==> flow/design.v <==
`timescale 1ns / 1ps
module FreqCounter(
	 input clock,
	 input reset,
	 input IPS_left,
     input IPS_mid,
     input IPS_right,
	 input signalleftred,
	 input signalleftblue,
	 input signalrightred,
	 input signalrightblue,	 
	 output right_red,
	 output left_red,
	 output left_forward,
     output left_backward,
     output right_forward,
     output right_backward,
	 output a, b, c, d, e, f, g,  
     output [3:0]an
    );
parameter countToR = 53711;  
parameter countToL = 53711;  
parameter Delay = 195313;  
reg [15:0] right_red_freq_count;
reg [15:0] left_red_freq_count;
reg [15:0] right_blue_freq_count;
reg [15:0] left_blue_freq_count;
reg [15:0] freq_outR;
reg [15:0] freqHold0R;
reg [15:0] freqHold1R;
reg [15:0] freqHold2R;
reg [15:0] freqHold3R;
reg [15:0] freqHold4R;
reg [15:0] freqHold5R;
reg [15:0] freqHold6R;
reg [15:0] freqHold7R;
reg [15:0] freqHold8R;
reg [15:0] freqHold9R;
reg [15:0] freqHold10R;
reg [15:0] freqHold11R;
reg [15:0] freqHold12R;
reg [15:0] freqHold13R;
reg [15:0] freqHold14R;
reg [15:0] freqHold15R;
reg [15:0] freq_outL;
reg [15:0] freqHold0L;
reg [15:0] freqHold1L;
reg [15:0] freqHold2L;
reg [15:0] freqHold3L;
reg [15:0] freqHold4L;
reg [15:0] freqHold5L;
reg [15:0] freqHold6L;
reg [15:0] freqHold7L;
reg [15:0] freqHold8L;
reg [15:0] freqHold9L;
reg [15:0] freqHold10L;
reg [15:0] freqHold11L;
reg [15:0] freqHold12L;
reg [15:0] freqHold13L;
reg [15:0] freqHold14L;
reg [15:0] freqHold15L;
reg temp_right_red;
reg temp_left_red;
reg [15:0] fcountR;
reg [15:0] fcountL;
reg [10:0] scounterR;
reg [10:0] scounterL;
reg [10:0] dcounter;
reg [10:0] swidthR;
reg [10:0] swidthL;
reg old_sig1;
reg old_sig2;
reg old_sig3;
reg old_sig4;
reg [4:0] debounce_sig1;
reg [4:0] debounce_sig2;
reg [4:0] debounce_sig3;
reg [4:0] debounce_sig4;
reg [2:0] avClkR;
reg [2:0] avClkL;
reg [18:0] freqTempR;
reg [18:0] freqTempL;
reg [3:0]temp_an;
reg [6:0]temp_sseg;
reg [9:0] mcounter;  
reg [9:0] mwidth;    
reg temp_left_forward;       
reg temp_left_backward;      
reg temp_right_forward;
reg temp_right_backward;
reg [2:0] state;
reg [17:0] servodelaycount;
reg incflag;
always @(posedge clock) begin
  if (reset) begin
	fcountR = 16'b0;
	fcountL = 16'b0;
	scounterR = 11'b0;
	scounterL = 11'b0;
	dcounter = 11'b0;
	old_sig1 = 1'b0;
	old_sig2 = 1'b0;
	old_sig3 = 1'b0;
	old_sig4 = 1'b0;
	freq_outR = 16'b0;
	freq_outL = 16'b0;
	right_red_freq_count = 16'b0;
	left_red_freq_count = 16'b0;
	right_blue_freq_count = 16'b0;
	left_blue_freq_count = 16'b0;
	avClkR = 3'b0;
	freqTempR <= 19'b0;
	freqHold0R = 16'b0;
	freqHold1R = 16'b0;
	freqHold2R = 16'b0;
	freqHold3R = 16'b0;
	freqHold4R = 16'b0;
	freqHold5R = 16'b0;
	freqHold6R = 16'b0;
	freqHold7R = 16'b0;
	freqHold8R = 16'b0;
	freqHold9R = 16'b0;
	freqHold10R = 16'b0;
	freqHold11R = 16'b0;
	freqHold12R = 16'b0;
	freqHold13R = 16'b0;
	freqHold14R = 16'b0;
	freqHold15R = 16'b0;
	avClkL = 3'b0;
	freqTempL <= 19'b0;
	freqHold0L = 16'b0;
	freqHold1L = 16'b0;
	freqHold2L = 16'b0;
	freqHold3L = 16'b0;
	freqHold4L = 16'b0;
	freqHold5L = 16'b0;
	freqHold6L = 16'b0;
	freqHold7L = 16'b0;
	freqHold8L = 16'b0;
	freqHold9L = 16'b0;
	freqHold10L = 16'b0;
	freqHold11L = 16'b0;
	freqHold12L = 16'b0;
	freqHold13L = 16'b0;
	freqHold14L = 16'b0;
	freqHold15L = 16'b0;
	debounce_sig1 = 5'b0;
	debounce_sig2 = 5'b0;
	debounce_sig3 = 5'b0;
	debounce_sig4 = 5'b0;
	temp_right_red <= 1'b0;
	temp_left_red <= 1'b0;
  end
  else begin
	fcountR = fcountR + 1;
	fcountL = fcountL + 1;
	scounterR = scounterR + 1;
	scounterL = scounterL + 1;
	dcounter = dcounter + 1;
	debounce_sig1[0] = signalleftred;
	debounce_sig2[0] = signalleftblue;
	debounce_sig3[0] = signalrightred;
	debounce_sig4[0] = signalrightblue;
	debounce_sig1 = debounce_sig1 << 1;
	debounce_sig2 = debounce_sig2 << 1;
	debounce_sig3 = debounce_sig3 << 1;
	debounce_sig4 = debounce_sig4 << 1;
	if ((&debounce_sig1) | (~&debounce_sig1))begin
		if ((signalleftred != old_sig1)) begin
			left_red_freq_count = left_red_freq_count +1;
		end
	end
	if ((&debounce_sig2) | (~&debounce_sig2))begin
        if ((signalleftblue != old_sig2)) begin
            left_blue_freq_count = left_blue_freq_count +1;
        end
    end	
	if ((&debounce_sig3) | (~&debounce_sig3))begin
        if ((signalrightred != old_sig3)) begin
            right_red_freq_count = right_red_freq_count +1;
        end
    end
	if ((&debounce_sig4) | (~&debounce_sig4))begin
        if ((signalrightblue != old_sig4)) begin
            right_blue_freq_count = right_blue_freq_count +1;
        end
    end        
	if (fcountR >= (countToR >> 4)) begin
		freq_outR = right_red_freq_count << 3; 
		freq_outR = right_blue_freq_count << 3; 
		fcountR = 0;
		right_red_freq_count = 0;		
		right_blue_freq_count = 0;
		avClkR = avClkR + 1;
	end
	case (avClkR)
            0 : freqHold0R = freq_outR;
            1 : freqHold1R = freq_outR;
            2 : freqHold2R = freq_outR;
            3 : freqHold3R = freq_outR;
            4 : freqHold4R = freq_outR;
            5 : freqHold5R = freq_outR;
            6 : freqHold6R = freq_outR;
            7 : begin
                    freqHold7R = freq_outR;
                    freqTempR <= freqHold0R + freqHold1R + freqHold2R + freqHold3R +freqHold4R + freqHold5R + freqHold6R + freqHold7R+freqHold8R + freqHold9R + freqHold10R + freqHold11R +freqHold12R + freqHold13R + freqHold14R + freqHold15R;
                 end
          default :;
      endcase
	if (fcountL >= (countToL >> 4)) begin		
		freq_outL = left_red_freq_count << 3; 
		freq_outL = left_blue_freq_count << 3; 
		fcountL = 0;		
		left_red_freq_count = 0;		
		left_blue_freq_count = 0;
		avClkL = avClkL + 1;
	end
    case (avClkL)
		0 : freqHold0L = freq_outL;
		1 : freqHold1L = freq_outL;
		2 : freqHold2L = freq_outL;
		3 : freqHold3L = freq_outL;
		4 : freqHold4L = freq_outL;
		5 : freqHold5L = freq_outL;
		6 : freqHold6L = freq_outL;
		7 : begin
				freqHold7L = freq_outL;
				freqTempL <= freqHold0L + freqHold1L + freqHold2L + freqHold3L +freqHold4L + freqHold5L + freqHold6L + freqHold7L + freqHold8L + freqHold9L + freqHold10L + freqHold11L +freqHold12L + freqHold13L + freqHold14L + freqHold15L;
			 end
		default :;
	endcase
	old_sig1 = signalleftred;
	old_sig2 = signalleftblue;
	old_sig3 = signalrightred;
	old_sig4 = signalrightblue;
	freqHold8R = freqHold0R;
	freqHold9R = freqHold1R;
	freqHold10R = freqHold2R;
	freqHold11R = freqHold3R;
	freqHold12R = freqHold4R;
	freqHold13R = freqHold5R;
	freqHold14R = freqHold6R;
	freqHold15R = freqHold7R;
    freqHold8L = freqHold0L;
    freqHold9L = freqHold1L;
    freqHold10L = freqHold2L;
    freqHold11L = freqHold3L;
    freqHold12L = freqHold4L;
    freqHold13L = freqHold5L;
    freqHold14L = freqHold6L;
    freqHold15L = freqHold7L;
    if (scounterR < swidthR) begin        
        temp_right_red <= 1;
    end
    else begin
        temp_right_red <= 0;
    end
    if (scounterL < swidthL) begin        
        temp_left_red <= 1;
    end
    else begin
        temp_left_red <= 0;
    end
  end
end
    always @ (posedge clock) begin
      if (reset) begin
        mcounter = 10'b0;
        temp_left_forward <= 1'b0;
        temp_left_backward <= 1'b0;
        temp_right_forward <= 1'b0;
        temp_right_backward <= 1'b0;
      end
      else begin
        mcounter = mcounter + 1;   
        if (IPS_left == 1 && IPS_mid == 1 && IPS_right == 0) begin              
            temp_left_backward <= 0;
            temp_right_forward <= 0;            
            if (mcounter < mwidth) begin
                temp_left_forward <= 1;
                temp_right_backward <= 1;
              end 
            else begin
                temp_left_forward <= 0;
                temp_right_backward <= 0;
              end            
        end
        if (IPS_left == 1 && IPS_mid == 0 && IPS_right == 1) begin              
            temp_left_backward <= 0;
            temp_right_backward <= 0;            
            if (mcounter < mwidth) begin
                temp_left_forward <= 1;
                temp_right_forward <= 1;
              end 
            else begin
                temp_left_forward <= 0;
                temp_right_forward <= 0;
              end            
        end
        if (IPS_left == 1 && IPS_mid == 0 && IPS_right == 0) begin              
            temp_left_backward <= 0;
            temp_right_forward <= 0;            
            temp_right_backward <= 0;
            if (mcounter < mwidth) begin
                temp_left_forward <= 1;                
              end 
            else begin
                temp_left_forward <= 0;                
              end            
        end 
        if (IPS_left == 0 && IPS_mid == 1 && IPS_right == 1) begin              
            temp_left_forward <= 0;
            temp_right_backward <= 0;            
            if (mcounter < mwidth) begin
                temp_left_backward <= 1;
                temp_right_forward <= 1;
              end 
            else begin
                temp_left_backward <= 0;
                temp_right_forward <= 0;
              end            
        end          
        if (IPS_left == 0 && IPS_mid == 0 && IPS_right == 1) begin              
            temp_left_forward <= 0;
            temp_left_backward <= 0;                        
            temp_right_backward <= 0;
            if (mcounter < mwidth) begin
                temp_right_forward <= 1;                
              end 
            else begin
                temp_right_forward <= 0;                
              end            
        end 
      end
    end
    always @ (*) begin
         if (IPS_left == 0 || IPS_mid == 0 || IPS_right == 0) begin   
             mwidth = 10'd1023;
         end
         else begin               
             mwidth = 10'd0;      
         end
       end
       always @(posedge clock) begin
          if (reset) begin
            swidthR <= 11'd220;
            swidthL <= 11'd59;
            state = 3'b000;
            servodelaycount = 18'b0;
            incflag = 1'b0;
          end
          else begin
            servodelaycount = servodelaycount + 1;
            case(state)
                3'b000: begin
                    incflag = 0;
                    if (((freqTempR >> 4) >= 250)) begin
                        state = 3'b100;
                    end
                    if (((freqTempL >> 4) >= 250)) begin
                        state = 3'b101;
                    end
                end    
                3'b001: begin 
                    if (incflag == 0) begin
                        swidthR <= swidthR - 11'd54;
                        incflag = 1;
                    end
                    if (servodelaycount>=Delay)begin
                        swidthL <= swidthL + 11'd54;
                        state = 3'b011;
                    end
                end
                3'b010: begin
                    if (incflag == 0) begin
                        swidthL <= swidthL + 11'd54;
                        incflag = 1;
                    end
                    if (servodelaycount>=Delay)begin
                        swidthR <= swidthR - 11'd54;
                        state = 3'b011;
                    end
                end
                3'b011: begin
                    servodelaycount = 0;
                    state = 3'b000;
                end 
                3'b100: begin
                    servodelaycount = 0;
                    state = 3'b001;
                end  
                3'b101: begin
                    servodelaycount = 0;
                    state = 3'b010;
                end           
           endcase
          end
       end
always @ (*) begin      
     case(dcounter[10:9])               
               2'b00 :   
                begin                 
                 temp_an = 4'b1110;
                  if (((freqTempR >> 4) >= 250) || ((freqTempL >> 4) >= 250)) begin
                    temp_sseg = 7'b1000110;   
                  end
                  else begin
                    temp_sseg = 7'b1111111;   
                  end
                end
              2'b01:   
                begin
                temp_an = 4'b1101;
                    if ((((freqTempR >> 4) < 250) &&  ((freqTempR >> 4) > 25)) || (((freqTempL >> 4) < 250) && ((freqTempL >> 4) > 25))) begin
                        temp_sseg = 7'b0001110;  
                    end 
                    else begin
                        temp_sseg = 7'b1111111;  
                    end
                end 
               2'b10:   
                begin
                 temp_an = 4'b1011;
                 temp_sseg = 7'b1111111;    
                end
               2'b11:   
                begin
                 temp_an = 4'b0111;                 
                 temp_sseg = 7'b1111111;   
                end
    endcase
end
  assign right_red = temp_right_red;
  assign left_red = temp_left_red;
  assign an = temp_an;
  assign {g, f, e, d, c, b, a} = temp_sseg;
  assign left_forward = temp_left_forward;
  assign left_backward = temp_left_backward;
  assign right_forward = temp_right_forward;        
  assign right_backward = temp_right_backward;
endmodule
* Step by step through the tools: FreqCounter *
The steps from the RTL of FreqCounter to its reports follow in flow order.
Line numbers count from 1 in the design file above.
Library cell names are shortened.
The mark - stands for no value.

inputs
  design top = FreqCounter
  clock input = clock
  standard-cell library = sky130hd
  library corner = tt_025C_1v80

* Word level *
Counts by Yosys on the flattened word-level netlist (proc, flatten, opt, wreduce; memories kept). Register bits leave out memories and registers merged into their read ports (data or address). Print and check cells are left out.

word-level totals
  flip-flop bits (word level) = 491
  bits of input ports = 9
  output and inout port bits = 17
  cells after elaboration = 241

cells by class
  add/sub/neg operators = 43
  $lt $le $gt $ge = 12
  equality and inequality tests = 30
  muxes and demuxes = 56
  bitwise logic cells = 3
  reductions and logical operators = 52

operators with widths
  cell                                            count
  adder 19 x 16 -> 19 bit                         24
  two-way mux 16 bit                              20
  OR reduction 7 bit                              16
  adder 16 x 1 -> 16 bit with constant B          4
  parallel mux 11 bit (select 2 bit)              2
  two-way mux 11 bit                              4
  adder 18 x 16 -> 19 bit                         2
  adder 17 x 16 -> 18 bit                         2
  adder 16 x 16 -> 17 bit                         2
  adder 11 x 1 -> 11 bit with constant B          3
  >= comparator 16 x 12 -> 1 bit with constant B  2
  > comparator 15 x 5 -> 1 bit with constant B    2
  >= comparator 15 x 8 -> 1 bit with constant B   2
  < comparator 15 x 8 -> 1 bit with constant B    2
  equality test 3 bit with constant B             10
  two-way mux 13 bit                              2
  < comparator 11 bit                             2
  parallel mux 7 bit (select 3 bit)               1
  two-way mux 3 bit                               7
  adder 18 x 1 -> 18 bit with constant B          1
  >= comparator 18 bit with constant B            1
  equality test 3 x 2 -> 1 bit with constant B    6
  parallel mux 4 bit (select 4 bit)               1
  parallel mux 3 bit (select 5 bit)               1
  two-way mux 1 bit                               14
  logical AND 1 bit                               11
  adder 11 x 6 -> 11 bit with constant B          1
  subtractor 11 x 6 -> 11 bit with constant B     1

Other operator kinds: 27; their cells: 50.

* Logic depth *
Depth = most cells in a row (Yosys ltp): at word level without a register or memory, in the mapped netlist without a sequential cell, where the memories' decode and read muxes count.

logic depth
  depth in word-level cells = 15
  ABC_AREA = 0
  depth in mapped cells = 28
  mapped depth without buffers = 25

* Synthesis result *
Source: synth_stat.txt of the flow (Yosys; design flattened, memories mapped). It holds for the ABC_AREA given above (unset counts as 0); a run with the other value may have another netlist.

synthesis totals
  standard cells after synthesis = 2767
  chip area (Yosys) = 26018.7 um^2
  area of sequential cells = 9529.1 um^2
  flip-flops = 476
  buffer cells = 135

cell types
  type      count  area in all (um^2)
  dfxtp_1   476    9.53E+03
  fa_1      220    4.4E+03
  mux2i_1   115    1.15E+03
  inv_1     276    1.04E+03
  nor2_1    276    1.04E+03
  nand2_1   241    904.618
  ha_1      70     875.84
  xnor2_1   75     656.88
  nand3_1   125    625.6
  o22ai_1   100    625.6
  a21oi_1   123    615.59
  xor2_1    50     437.92
  clkbuf_1  85     319.056
  and3_1    50     312.8
  and2_1    47     294.032
  o21ai_0   45     225.216
  o21ai_1   36     180.173
  mux2_2    14     157.651

Not listed: further types 69, cells in them 343.

* Worst setup path after synthesis *
Path of least setup slack by OpenSTA after synthesis, without wires, with an ideal clock, recovery checks aside; 20% of the period is set as input and as output delay. Where synthesis merged equal registers, the netlist keeps one of their names.

path after synthesis
  kind = input to register
  start point = input signalrightblue
  end point = register freqTempR[18]
  period = 10.0 ns
  input delay = 2.000 ns
  library setup time = 0.126 ns
  launch time at the first pin = 2.000 ns
  arrival time = 7.056 ns
  required time = 9.874 ns
  slack = 2.818 ns
  delay of the path = 5.182 ns
  driving pins on the path = 22
  buffers on the path = 0
  synthesis period reached = 7.182 ns

"delay of the path" = arrival - input delay + setup time.
"driving pins on the path" counts driving pins, that of a launching flip-flop among them; a cell with two outputs on the path counts twice.
"synthesis period reached" is the clock period less the worst setup slack; recovery checks do not enter. This is arithmetic on one report: input and output delays are still those of the set period (20% each).
Between the ends stands the longest chain of elaborated cells between them, by number of cells; it is not shown to be the way that was timed. Of several equally long chains one is given.
A line is the first line of the expression or statement that the cell stems from. Yosys adds cells for indexed reads and writes and turns some case tables into memories.

on the way, after synthesis
  path through = xor2_1 -> nand4_1 -> nor2b_1 -> nand2_1 -> xor2_1 -> o21ai_1 -> o21ai_1 -> inv_2 -> fa_1 -> inv_1 -> fa_1 -> fa_1 -> fa_1 -> inv_1 -> ha_1 -> a21o_1 -> o31ai_1 -> o31ai_1 -> a2111o_1 -> a31oi_1 -> xnor2_1 -> a21oi_1
  length of the longest elaborated chain = 13
  elaborated cells on any way between the ends = 13
  RTL lines with such cells = 4
  classes of those cells = add/sub (9); eq/ne (1); mux (3)

RTL lines, path after synthesis
  element                               line  text
  start: declaration                    11    input signalrightblue,
  != test 1 bit                         184   if ((signalrightblue != old_sig4)) begin
  two-way mux 13 bit                    184
  two-way mux 16 bit                    188   if (fcountR >= (countToR >> 4)) begin
  two-way mux 16 bit                    95    if (reset) begin
  adder 19 x 16 -> 19 bit (9 in a row)  206   freqTempR <= freqHold0R + freqHold1R + freqHold2R + freqHold3R +freqHold4R + freqHold5R + freqHold6R + freqHol ...
  end: assignment                       112   freqTempR <= 19'b0;
  end: assignment                       206
  end: declaration                      81    reg [18:0] freqTempR;

* Worst path after layout *
From the final timing report of stored run 1: the path of least setup slack in the routed layout; clock arrival at registers is part of the times.

path after layout
  kind = register to register
  start point = register fcountL[0]
  end point = register freqTempL[17]
  period = 8.07 ns
  library setup time = 0.06 ns
  launch time at the first pin = 0.58 ns
  arrival time = 7.87 ns
  required time = 8.60 ns
  slack = 0.73 ns
  driving pins on the path = 23
  buffers on the path = 1

Between the ends stands the longest chain of elaborated cells between them, by number of cells; it is not shown to be the way that was timed. Of several equally long chains one is given.
A register here has more assigning lines than the two given.

on the way, after layout
  path through = dfxtp_1 -> ha_1 -> nand3b_1 -> a22oi_1 -> a311o_1 -> a2111oi_2 -> a2bb2oi_4 -> buf_12 -> mux2i_1 -> fa_1 -> inv_1 -> fa_1 -> fa_1 -> fa_1 -> fa_1 -> nand2b_1 -> a21oi_1 -> o211ai_1 -> nand2_1 -> a221o_1 -> or4_1 -> a41o_1 -> a21oi_1
  length of the longest elaborated chain = 13
  elaborated cells on any way between the ends = 16
  RTL lines with such cells = 5
  classes of those cells = add/sub (10); compare (1); eq/ne (1); mux (4)

RTL lines, path after layout
  element                               line  text
  start: declaration                    65    reg [15:0] fcountL;
  start: assignment                     97    fcountL = 16'b0;
  start: assignment                     156   fcountL = fcountL + 1;
  adder 16 x 1 -> 16 bit                156
  >= comparator 16 x 12 -> 1 bit        210   if (fcountL >= (countToL >> 4)) begin
  two-way mux 16 bit                    210
  two-way mux 16 bit                    95    if (reset) begin
  adder 19 x 16 -> 19 bit (9 in a row)  228   freqTempL <= freqHold0L + freqHold1L + freqHold2L + freqHold3L +freqHold4L + freqHold5L + freqHold6L + freqHol ...
  end: assignment                       130   freqTempL <= 19'b0;
  end: assignment                       228
  end: declaration                      82    reg [18:0] freqTempL;

--- measured runs ---
Record of 7 stored runs of the RTL-to-layout flow on FreqCounter, platform sky130hd. The runs are unordered. Constraints: input delay and output delay 20% of the set period each, output load 0.01 pF.
"worst setup path time (ns)": the worst setup path's part of the clock period (all of it between registers, 20% less for each end at a port) less its slack. A launch clock that arrives late makes it longer, a capture clock that arrives late makes it shorter.
"finish__power__total" rests on the timing tool's default activity at the inputs, not on a simulated workload.

settings of stored run 1
{
  "CORE_UTILIZATION": 40,
  "SETUP_SLACK_MARGIN": -0.43,
  "period_ns": 8.07,
  "CAP_MARGIN": 20,
  "CORE_MARGIN": 2,
  "SLEW_MARGIN": 20
}
report of stored run 1
yosys chip area after synthesis (um^2): 26018.7
finish__design__die__area: 67101.7
finish__design__instance__area__stdcell: 28843.9
finish__design__instance__utilization: 0.4482
finish__timing__setup__ws: 0.727
finish__timing__setup__tns: 0.000
finish__timing__hold__ws: 0.449
finish__power__total: 5.359e-03
worst setup path time (ns): 7.34
worst setup path kind: register to register

settings of stored run 2
{
  "ABC_AREA": 1,
  "CELL_PAD_IN_SITES_DETAIL_PLACEMENT": 1,
  "CORE_MARGIN": 10,
  "GPL_TIMING_DRIVEN": 0,
  "MIN_ROUTING_LAYER": "met2",
  "SLEW_MARGIN": 15,
  "TNS_END_PERCENT": 40,
  "period_ns": 6.74,
  "CAP_MARGIN": 20,
  "CORE_UTILIZATION": 40
}
report of stored run 2
yosys chip area after synthesis (um^2): 28392.2
finish__design__die__area: 82036.4
finish__design__instance__area__stdcell: 32045.7
finish__design__instance__utilization: 0.4568
finish__timing__setup__ws: 0.210
finish__timing__setup__tns: 0.000
finish__timing__hold__ws: 0.453
finish__power__total: 1.068e-02
worst setup path time (ns): 6.53
worst setup path kind: register to register

settings of stored run 3
{
  "CORE_UTILIZATION": 40,
  "period_ns": 8.07,
  "CAP_MARGIN": 20,
  "CORE_MARGIN": 2,
  "SLEW_MARGIN": 20
}
report of stored run 3
yosys chip area after synthesis (um^2): 26018.7
finish__design__die__area: 67101.7
finish__design__instance__area__stdcell: 28843.9
finish__design__instance__utilization: 0.4482
finish__timing__setup__ws: 0.727
finish__timing__setup__tns: 0.000
finish__timing__hold__ws: 0.449
finish__power__total: 5.359e-03
worst setup path time (ns): 7.34
worst setup path kind: register to register

settings of stored run 4
{
  "ABC_AREA": 1,
  "CORE_ASPECT_RATIO": 0.71,
  "CORE_MARGIN": 6,
  "CORE_UTILIZATION": 17,
  "PLACE_DENSITY_LB_ADDON": 0.11,
  "period_ns": 8.26,
  "CAP_MARGIN": 20,
  "SLEW_MARGIN": 20
}
report of stored run 4
yosys chip area after synthesis (um^2): 28392.2
finish__design__die__area: 177110.0
finish__design__instance__area__stdcell: 33265.7
finish__design__instance__utilization: 0.2020
finish__timing__setup__ws: 1.273
finish__timing__setup__tns: 0.000
finish__timing__hold__ws: 0.442
finish__power__total: 8.851e-03
worst setup path time (ns): 5.34
worst setup path kind: input to register

settings of stored run 5
{
  "CORE_UTILIZATION": 40,
  "period_ns": 6.67,
  "CAP_MARGIN": 20,
  "CORE_MARGIN": 2,
  "SLEW_MARGIN": 20
}
report of stored run 5
yosys chip area after synthesis (um^2): 26018.7
finish__design__die__area: 67101.7
finish__design__instance__area__stdcell: 29837.4
finish__design__instance__utilization: 0.4637
finish__timing__setup__ws: 0.186
finish__timing__setup__tns: 0.000
finish__timing__hold__ws: 0.437
finish__power__total: 6.487e-03
worst setup path time (ns): 6.48
worst setup path kind: register to register

settings of stored run 6
{
  "ABC_AREA": 0,
  "CELL_PAD_IN_SITES_DETAIL_PLACEMENT": 2,
  "CORE_MARGIN": 10,
  "CORE_UTILIZATION": 31,
  "GPL_TIMING_DRIVEN": 1,
  "MIN_ROUTING_LAYER": "met2",
  "SLEW_MARGIN": 15,
  "TNS_END_PERCENT": 40,
  "period_ns": 6.74,
  "CAP_MARGIN": 20
}
report of stored run 6
yosys chip area after synthesis (um^2): 26018.7
finish__design__die__area: 95920.3
finish__design__instance__area__stdcell: 30723.2
finish__design__instance__utilization: 0.3683
finish__timing__setup__ws: -0.452
finish__timing__setup__tns: -2.536
finish__timing__hold__ws: 0.456
finish__power__total: 6.916e-03
worst setup path time (ns): 7.19
worst setup path kind: register to register

settings of stored run 7
{
  "CAP_MARGIN": 5,
  "CELL_PAD_IN_SITES_DETAIL_PLACEMENT": 0,
  "CELL_PAD_IN_SITES_GLOBAL_PLACEMENT": 2,
  "CORE_ASPECT_RATIO": 0.62,
  "CORE_MARGIN": 7,
  "CORE_UTILIZATION": 58,
  "GPL_ROUTABILITY_DRIVEN": 1,
  "MAX_ROUTING_LAYER": "met4",
  "PLACE_DENSITY": 0.4,
  "SETUP_SLACK_MARGIN": 0.11,
  "TNS_END_PERCENT": 35,
  "period_ns": 5.12,
  "SLEW_MARGIN": 20
}
report of stored run 7: did not finish, place, GPL-0301
--- end ---
